==> flow/design.v <==
module comparator 
#(
  parameter DATA_WIDTH  = 16,
  parameter BINARY_TREE = 1,
  parameter NUM_INPUTS  = 16
)
(
  input  logic [NUM_INPUTS-1:0][DATA_WIDTH-1 : 0] cmp_ip,
  output logic [$clog2(NUM_INPUTS)-1 :0]  out
);
  generate if (BINARY_TREE == 0) begin
    always_comb begin
      out      = '0;
      for (int i =0; i < NUM_INPUTS; ++i) begin
        if (cmp_ip[i] > cmp_ip[out]) begin
          out      = i;
        end
      end
    end
  end else begin
    logic [$clog2(NUM_INPUTS)-1 : 0] out_stg[$clog2(NUM_INPUTS) + 1][NUM_INPUTS];
    logic [DATA_WIDTH-1 : 0]         cmp_stg[$clog2(NUM_INPUTS) + 1][NUM_INPUTS];
    always_comb begin
      for (int i = 0; i < NUM_INPUTS; i++) begin
        cmp_stg[0][i]  = cmp_ip[i];
        out_stg[0][i]  = i;
      end
      for (int i = 0;i < $clog2(NUM_INPUTS); i++) begin
        for (int j = 0;j < NUM_INPUTS; ++j) begin
          out_stg[i+1][j]    = 'X;
          cmp_stg[i+1][j]    = 'X;
        end
      end
      for (int i = 0;i < $clog2(NUM_INPUTS); i++) begin
        for (int j = 0;j < (NUM_INPUTS/2**i); j= j+2) begin
          if (cmp_stg[i][j] > cmp_stg[i][j+1]) begin
            out_stg[i+1][j/2]    = out_stg[i][j];
            cmp_stg[i+1][j/2]    = cmp_stg[i][j];
          end else begin
            out_stg[i+1][j/2]    = out_stg[i][j+1];
            cmp_stg[i+1][j/2]    = cmp_stg[i][j+1];
          end
        end
      end
      out   = out_stg[$clog2(NUM_INPUTS)][0];
    end
  end
  endgenerate
endmodule
module argmax16 (
  input  logic         clk,
  input  logic         rstn,        
  input  logic         in_valid,
  input  logic [255:0] in_data,     
  output logic         out_valid,
  output logic [3:0]   out_idx
);
  logic [255:0] data_q;
  logic         valid_q;
  logic [3:0]   idx_c;
  always_ff @(posedge clk or negedge rstn) begin
    if (!rstn) begin
      valid_q   <= 1'b0;
      out_valid <= 1'b0;
    end else begin
      valid_q   <= in_valid;
      out_valid <= valid_q;
    end
  end
  always_ff @(posedge clk) begin
    data_q  <= in_data;
    out_idx <= idx_c;
  end
  comparator #(
    .DATA_WIDTH  (16),
    .BINARY_TREE (1),
    .NUM_INPUTS  (16)
  ) u_cmp (
    .cmp_ip (data_q),
    .out    (idx_c)
  );
endmodule
# --- Step by step through the tools: argmax16 ---
# Each step is given for the RTL above and for the edited RTL.
# Lines under "before" count in the file above, lines under "after" in the edited file.
# "diff" is "after" less "before", of the values as shown; "change_rel_pct" is that difference over "before", in percent.
# Library cell names are shortened.
design:
  design: "argmax16"
  clk_port: "clk"
  lib: "sky130hd"
  lib_corner: "tt_025C_1v80"

# --- The edit ---
# Unified diff, file above to edited file.
# This change comes from a script, not from a designer. The edited design behaves differently; no optimisation was intended.
# begin of diff
@@ -72,4 +72,5 @@
     out_idx <= idx_c;
   end
+  wire [3:0] idx_c_m, idx_c_s;
   comparator #(
     .DATA_WIDTH  (16),
@@ -78,5 +79,8 @@
   ) u_cmp (
     .cmp_ip (data_q),
-    .out    (idx_c)
+    .out    (idx_c_m)
   );
+  comparator #( .DATA_WIDTH  (16), .BINARY_TREE (1), .NUM_INPUTS  (16) ) u_cmp_x (.cmp_ip(~data_q),
+      .out(idx_c_s));
+  assign idx_c = idx_c_m ^ idx_c_s;
 endmodule
# end of diff

# --- After elaboration ---
# Yosys after proc, flatten, opt, wreduce and memory -nomap, before mapping. Enables and synchronous resets that opt folds into registers are not counted as muxes. Print and check cells are not counted. Equal cells are merged and count once.
word_totals:
  columns: ["item", "before", "after", "diff", "change_rel_pct"]
  rows:
  - ["reg_bits", 262, 262, 0, 0.00]
  - ["inputBits", 259, 259, 0, 0.00]
  - ["wordCells", 48, 94, 46, 95.83]
  - ["output_inout_bits", 5, 5, 0, 0.00]
classes:
  columns: ["item", "before", "after", "diff", "change_rel_pct"]
  rows:
  - ["muxes", 29, 58, 29, 100.00]
  - ["n_cmp", 15, 30, 15, 100.00]
  - ["logic", 0, 2, 2, null]
op_table:
  columns: ["cell", "before", "after", "diff", "change_rel_pct"]
  rows:
  - ["16-bit greater-than comparator", 15, 30, 15, 100.00]
  - ["16-bit two-way mux", 14, 28, 14, 100.00]
  - ["1-bit two-way mux", 8, 16, 8, 100.00]
  - ["2-bit two-way mux", 4, 8, 4, 100.00]
  - ["3-bit two-way mux", 2, 4, 2, 100.00]
  - ["4-bit two-way mux", 1, 2, 1, 100.00]
  - ["256-bit NOT", 0, 1, 1, null]
  - ["4-bit bitwise XOR", 0, 1, 1, null]

# --- Logic depth ---
# Depth = most cells in a row (Yosys ltp): at word level without a register or memory, in the mapped netlist without a sequential cell, where the memories' decode and read muxes count.
depth:
  columns: ["item", "before", "after", "diff", "change_rel_pct"]
  rows:
  - ["word_depth", 8, 10, 2, 25.00]
  - ["ABC_AREA", "0", "0", null, null]
  - ["ltp_mapped", 39, 45, 6, 15.38]
  - ["depth_no_buf", 35, 41, 6, 17.14]

# --- Mapped cells and area ---
# The flow's flattened synthesis, as Yosys stat reports it; memories are mapped. The netlist is that of the ABC_AREA named above (0 if unset); the other value can give another one.
types:
  columns: ["cell_type", "before", "after", "diff", "change_rel_pct"]
  rows:
  - ["ha_1", 240, 478, 238, 99.17]
  - ["inv_1", 140, 368, 228, 162.86]
  - ["nor2_1", 46, 191, 145, 315.22]
  - ["mux2i_1", 42, 170, 128, 304.76]
  - ["a21oi_1", 154, 255, 101, 65.58]
  - ["nand2_1", 82, 156, 74, 90.24]
  - ["o21ai_0", 54, 125, 71, 131.48]
  - ["o21a_1", 2, 65, 63, 3150.00]
  - ["nor2b_1", 17, 47, 30, 176.47]
  - ["a21o_1", 16, 42, 26, 162.50]
  - ["clkbuf_1", 21, 46, 25, 119.05]
  - ["a31oi_1", 1, 21, 20, 2000.00]
  - ["a21oi_2", 20, 1, -19, -95.00]
  - ["or2_2", 4, 19, 15, 375.00]
  - ["nand3_1", 35, 21, -14, -40.00]
  - ["a221oi_1", 17, 3, -14, -82.35]
  - ["a211oi_1", 11, 25, 14, 127.27]
  - ["nor3_1", 13, 26, 13, 100.00]
# Unchanged cell types not shown: 5.
# The list need not be complete.
mapped:
  columns: ["item", "before", "after", "diff", "change_rel_pct"]
  rows:
  - ["yosys_area_um2", 13824.5, 21913.5, 8089.0, 58.51]
  - ["stdcells", 1434, 2618, 1184, 82.57]
  - ["flip_flops", 262, 262, 0, 0.00]
  - ["seqArea_um2", 5255.0, 5255.0, 0.0, 0.00]
# By module: a second synthesis without flattening, with its own total; a netlist apart from the flattened one above.
hier_totals:
  columns: ["item", "before", "after", "diff", "change_rel_pct"]
  rows:
  - ["cells_unflattened", 1436, 2870, 1434, 99.86]
  - ["area_unflattened_um2", 13845.8, 23432.5, 9586.7, 69.24]
# Each row is one instance without its submodules.
by_module_before:
  columns: ["mod", "area_um2", "n_inst", "cells", "seq_area_um2"]
  rows:
  - ["comparator", 8590.7, 1, 1174, 0.0]
  - ["argmax16", 5255.0, 1, 262, 5255.0]
by_module_after:
  columns: ["mod", "area_um2", "n_inst", "cells", "seq_area_um2"]
  rows:
  - ["comparator", 8590.7, 2, 1174, 0.0]
  - ["argmax16", 6251.0, 1, 522, 5255.0]

# --- Worst setup path after synthesis ---
# Path of least setup slack by OpenSTA after synthesis, without wires, with an ideal clock, recovery checks aside; 20% of the period is set as input and as output delay. Where synthesis merged equal registers, the netlist keeps one of their names.
synth_path:
  columns: ["item", "before", "after", "diff", "change_rel_pct"]
  rows:
  - ["path_kind", "reg2reg", "reg2reg", null, null]
  - ["start", "register data_q[81]", "register data_q[142]", null, null]
  - ["end", "register out_idx[0]", "register out_idx[0]", null, null]
  - ["tclk_ns", 8.5, 8.5, 0.0, 0.00]
  - ["delay_ns", 7.195, 8.217, 1.022, 14.20]
  - ["launch_ns", 0.000, 0.000, 0.000, null]
  - ["path_stages", 40, 41, 1, 2.50]
  - ["setup_slack_ns", 1.306, 0.283, -1.023, null]
  - ["setup_ns", 0.086, 0.118, 0.032, null]
  - ["arrival_time_ns", 7.109, 8.099, 0.990, 13.93]
  - ["n_path_buf", 5, 4, -1, -20.00]
  - ["synth_period_reached_ns", 7.194, 8.217, 1.023, 14.22]
# "delay_ns" = arrival - input delay + setup time.
# "path_stages": output pins that drive a net of the path, with the launching flip-flop's if there is one; two outputs of one cell count as two.
# "synth_period_reached_ns" is the clock period less the worst setup slack; recovery checks do not enter. This is arithmetic on one report: input and output delays are still those of the set period (20% each).
# The rows between start and end are the longest chain of elaborated cells between them; the timing report does not say that the signal goes this way. Where chains are equally long, one stands for them.
# Each line given opens the expression or statement behind the cell; cells for indexed reads and writes are added by Yosys, which also makes memories of some case tables.
synth_between_before:
  cell_sequence: "dfxtp_1 > inv_1 > ha_1 > nor2b_1 > o211ai_1 > a2111oi_0 > nor3_1 > a21oi_2 > buf_2 > mux2_2 > ha_1 > nor2b_1 > o211ai_1 > a21oi_1 > o31ai_1 > a22o_1 > clkbuf_1 > clkbuf_1 > (+4 left out) > a21o_1 > a21oi_1 > a211oi_1 > o31ai_2 > nor2b_1 > buf_2 > clkbuf_1 > a22oi_1 > o211ai_1 > ha_1 > a21o_1 > a211oi_1 > o21ai_0 > o2111ai_1 > o211ai_1 > o31ai_1 > nor3_1 > a211oi_1"
  elab_chain_cells: 8
synth_lines_before:
  columns: ["item", "line_no", "rtl"]
  rows:
  - ["start: declaration", 58, "logic [255:0] data_q;"]
  - ["start: assignment", 71, "data_q  <= in_data;"]
  - ["16-bit greater-than comparator", 36, "if (cmp_stg[i][j] > cmp_stg[i][j+1]) begin"]
  - ["16-bit two-way mux", 36, null]
  - ["16-bit greater-than comparator", 36, null]
  - ["16-bit two-way mux", 36, null]
  - ["16-bit greater-than comparator", 36, null]
  - ["16-bit two-way mux", 36, null]
  - ["16-bit greater-than comparator", 36, null]
  - ["4-bit two-way mux", 36, null]
  - ["end: assignment", 72, "out_idx <= idx_c;"]
  - ["end: declaration", 56, "output logic [3:0]   out_idx"]
# Some nets on the timed path still bear RTL names; the line given drives or declares the net.
synth_named_nets_before:
  columns: ["net", "line_no"]
  rows:
  - ["idx_c[3]", 36]
synth_between_after:
  cell_sequence: "dfxtp_1 > inv_1 > ha_1 > nand4_1 > or2_2 > nor4_1 > nor2_1 > a21oi_2 > buf_4 > mux2i_1 > ha_1 > a21o_1 > a211o_1 > o211ai_1 > a21oi_1 > o31a_1 > o22ai_1 > clkbuf_1 > (+5 left out) > a211o_1 > o211ai_1 > a21oi_1 > o31ai_1 > nor2_1 > clkbuf_1 > o211ai_1 > o21a_1 > ha_1 > a2111oi_0 > a21oi_1 > o21a_1 > nor4_1 > nor2_1 > nor2_1 > o21ai_0 > o211a_1 > xnor2_1"
  elab_chain_cells: 10
synth_lines_after:
  columns: ["item", "line_no", "rtl"]
  rows:
  - ["start: declaration", 58, "logic [255:0] data_q;"]
  - ["start: assignment", 71, "data_q  <= in_data;"]
  - ["256-bit NOT", 83, "comparator #( .DATA_WIDTH  (16), .BINARY_TREE (1), .NUM_INPUTS  (16) ) u_cmp_x (.cmp_ip(~data_q),"]
  - ["16-bit greater-than comparator", 36, "if (cmp_stg[i][j] > cmp_stg[i][j+1]) begin"]
  - ["16-bit two-way mux", 36, null]
  - ["16-bit greater-than comparator", 36, null]
  - ["16-bit two-way mux", 36, null]
  - ["16-bit greater-than comparator", 36, null]
  - ["16-bit two-way mux", 36, null]
  - ["16-bit greater-than comparator", 36, null]
  - ["4-bit two-way mux", 36, null]
  - ["4-bit bitwise XOR", 85, "assign idx_c = idx_c_m ^ idx_c_s;"]
  - ["end: assignment", 72, "out_idx <= idx_c;"]
  - ["end: declaration", 56, "output logic [3:0]   out_idx"]

# --- Timing after layout ---
# From the final timing report of the runs of pair A: the path of least setup slack in the routed layout; clock arrival at registers is part of the times.
layout_path:
  columns: ["item", "before", "after", "diff", "change_rel_pct"]
  rows:
  - ["path_kind", "reg2reg", "reg2reg", null, null]
  - ["start", "register data_q[145]", "register data_q[161]", null, null]
  - ["end", "register out_idx[0]", "register out_idx[0]", null, null]
  - ["setup_slack_ns", 0.71, 0.28, -0.43, null]
  - ["path_stages", 35, 40, 5, 14.29]
  - ["n_path_buf", 3, 3, 0, 0.00]
  - ["arrival_time_ns", 8.28, 8.72, 0.44, 5.31]
  - ["launch_ns", 0.55, 0.57, 0.02, 3.64]
  - ["setup_ns", 0.08, 0.08, 0.00, null]
  - ["tclk_ns", 8.5, 8.5, 0.0, 0.00]
# The rows between start and end are the longest chain of elaborated cells between them; the timing report does not say that the signal goes this way. Where chains are equally long, one stands for them.
layout_between_before:
  cell_sequence: "dfxtp_1 > inv_1 > ha_1 > nor2b_1 > o211ai_1 > a21oi_1 > a211oi_1 > o22ai_2 > buf_4 > mux2_2 > ha_1 > nand4_1 > nor3_1 > o31ai_1 > a22o_1 > buf_4 > nor2_1 > a21oi_1 > ha_1 > a21o_1 > a21o_1 > a211oi_1 > a21o_1 > nand2_1 > buf_4 > o22ai_1 > a221oi_2 > ha_1 > a21o_1 > a21o_1 > a211oi_1 > o211ai_1 > o31ai_2 > nor3_1 > a211oi_1"
  elab_chain_cells: 8
layout_lines_before:
  columns: ["item", "line_no", "rtl"]
  rows:
  - ["start: declaration", 58, "logic [255:0] data_q;"]
  - ["start: assignment", 71, "data_q  <= in_data;"]
  - ["16-bit greater-than comparator", 36, "if (cmp_stg[i][j] > cmp_stg[i][j+1]) begin"]
  - ["16-bit two-way mux", 36, null]
  - ["16-bit greater-than comparator", 36, null]
  - ["16-bit two-way mux", 36, null]
  - ["16-bit greater-than comparator", 36, null]
  - ["16-bit two-way mux", 36, null]
  - ["16-bit greater-than comparator", 36, null]
  - ["4-bit two-way mux", 36, null]
  - ["end: assignment", 72, "out_idx <= idx_c;"]
  - ["end: declaration", 56, "output logic [3:0]   out_idx"]
# Some nets on the timed path still bear RTL names; the line given drives or declares the net.
layout_named_nets_before:
  columns: ["net", "line_no"]
  rows:
  - ["idx_c[3]", 36]
layout_between_after:
  cell_sequence: "dfxtp_1 > inv_1 > ha_1 > nor2b_1 > o21a_1 > o21ai_0 > a211oi_1 > o21ai_1 > a31o_4 > buf_4 > mux2i_1 > ha_1 > and4_1 > nand4_1 > a21oi_1 > o31a_1 > o22ai_4 > buf_4 > (+4 left out) > a21oi_1 > o21a_1 > nor4_4 > nor2_4 > buf_4 > o211ai_1 > o21a_1 > ha_1 > a21o_1 > a211o_1 > o211ai_1 > a21oi_1 > o31ai_1 > nor2_2 > nor2_1 > o21ai_0 > o211a_1 > xnor2_1"
  elab_chain_cells: 10
layout_lines_after:
  columns: ["item", "line_no", "rtl"]
  rows:
  - ["start: declaration", 58, "logic [255:0] data_q;"]
  - ["start: assignment", 71, "data_q  <= in_data;"]
  - ["256-bit NOT", 83, "comparator #( .DATA_WIDTH  (16), .BINARY_TREE (1), .NUM_INPUTS  (16) ) u_cmp_x (.cmp_ip(~data_q),"]
  - ["16-bit greater-than comparator", 36, "if (cmp_stg[i][j] > cmp_stg[i][j+1]) begin"]
  - ["16-bit two-way mux", 36, null]
  - ["16-bit greater-than comparator", 36, null]
  - ["16-bit two-way mux", 36, null]
  - ["16-bit greater-than comparator", 36, null]
  - ["16-bit two-way mux", 36, null]
  - ["16-bit greater-than comparator", 36, null]
  - ["4-bit two-way mux", 36, null]
  - ["4-bit bitwise XOR", 85, "assign idx_c = idx_c_m ^ idx_c_s;"]
  - ["end: assignment", 72, "out_idx <= idx_c;"]
  - ["end: declaration", 56, "output logic [3:0]   out_idx"]

# --- Layout results ---
# Both versions went through the flow (Yosys, OpenROAD) with the same settings in each pair. Constraints: input delay and output delay 20% of the set period each, output load 0.01 pF.
settings_pair_A:
  CORE_UTILIZATION: 40
  period_ns: 8.5
  CAP_MARGIN: 20
  CORE_MARGIN: 2
  SLEW_MARGIN: 20
results_pair_A:
  columns: ["item", "before", "after", "diff", "change_rel_pct"]
  rows:
  - ["tns_ns", 0.000, 0.000, 0.000, null]
  - ["final_die_area_um2", 36063.9, 56672.6, 20608.7, 57.14]
  - ["power_total_w", 0.004284, 0.006457, 0.002173, 50.72]
  - ["finalUtil_pct", 52.6, 50.9, -1.7, null]
  - ["hold_worst_slack_ns", 0.367, 0.363, -0.004, null]
  - ["achieved_clock_period_ns", 7.794, 8.220, 0.426, 5.47]
  - ["synth_chip_area_um2", 13824.5, 21913.5, 8089.0, 58.51]
  - ["timing.setup.ws_ns", 0.706, 0.280, -0.426, null]
settings_pair_B:
  CAP_MARGIN: 20
  CORE_MARGIN: 7
  CORE_UTILIZATION: 50
  MIN_ROUTING_LAYER: "met2"
  PLACE_DENSITY_LB_ADDON: 0.08
  SETUP_SLACK_MARGIN: 2.62
  SLEW_MARGIN: 35
  period_ns: 12.8
results_pair_B:
  columns: ["item", "before", "after", "diff", "change_rel_pct"]
  rows:
  - ["tns_ns", 0.000, 0.000, 0.000, null]
  - ["final_die_area_um2", 32500.9, 49885.2, 17384.3, 53.49]
  - ["power_total_w", 0.00287, 0.004175, 0.001305, 45.47]
  - ["finalUtil_pct", 65.4, 60.7, -4.7, null]
  - ["hold_worst_slack_ns", 0.373, 0.364, -0.009, null]
  - ["achieved_clock_period_ns", 9.374, 9.685, 0.311, 3.32]
  - ["synth_chip_area_um2", 13824.5, 21913.5, 8089.0, 58.51]
  - ["timing.setup.ws_ns", 3.426, 3.115, -0.311, null]
# "achieved_clock_period_ns" means the clock period less the worst setup slack. The figure is calculated, with input and output delays left at 20% of the set period.
# "power_total_w": no workload was simulated; the value follows from the tool's default switching activity.
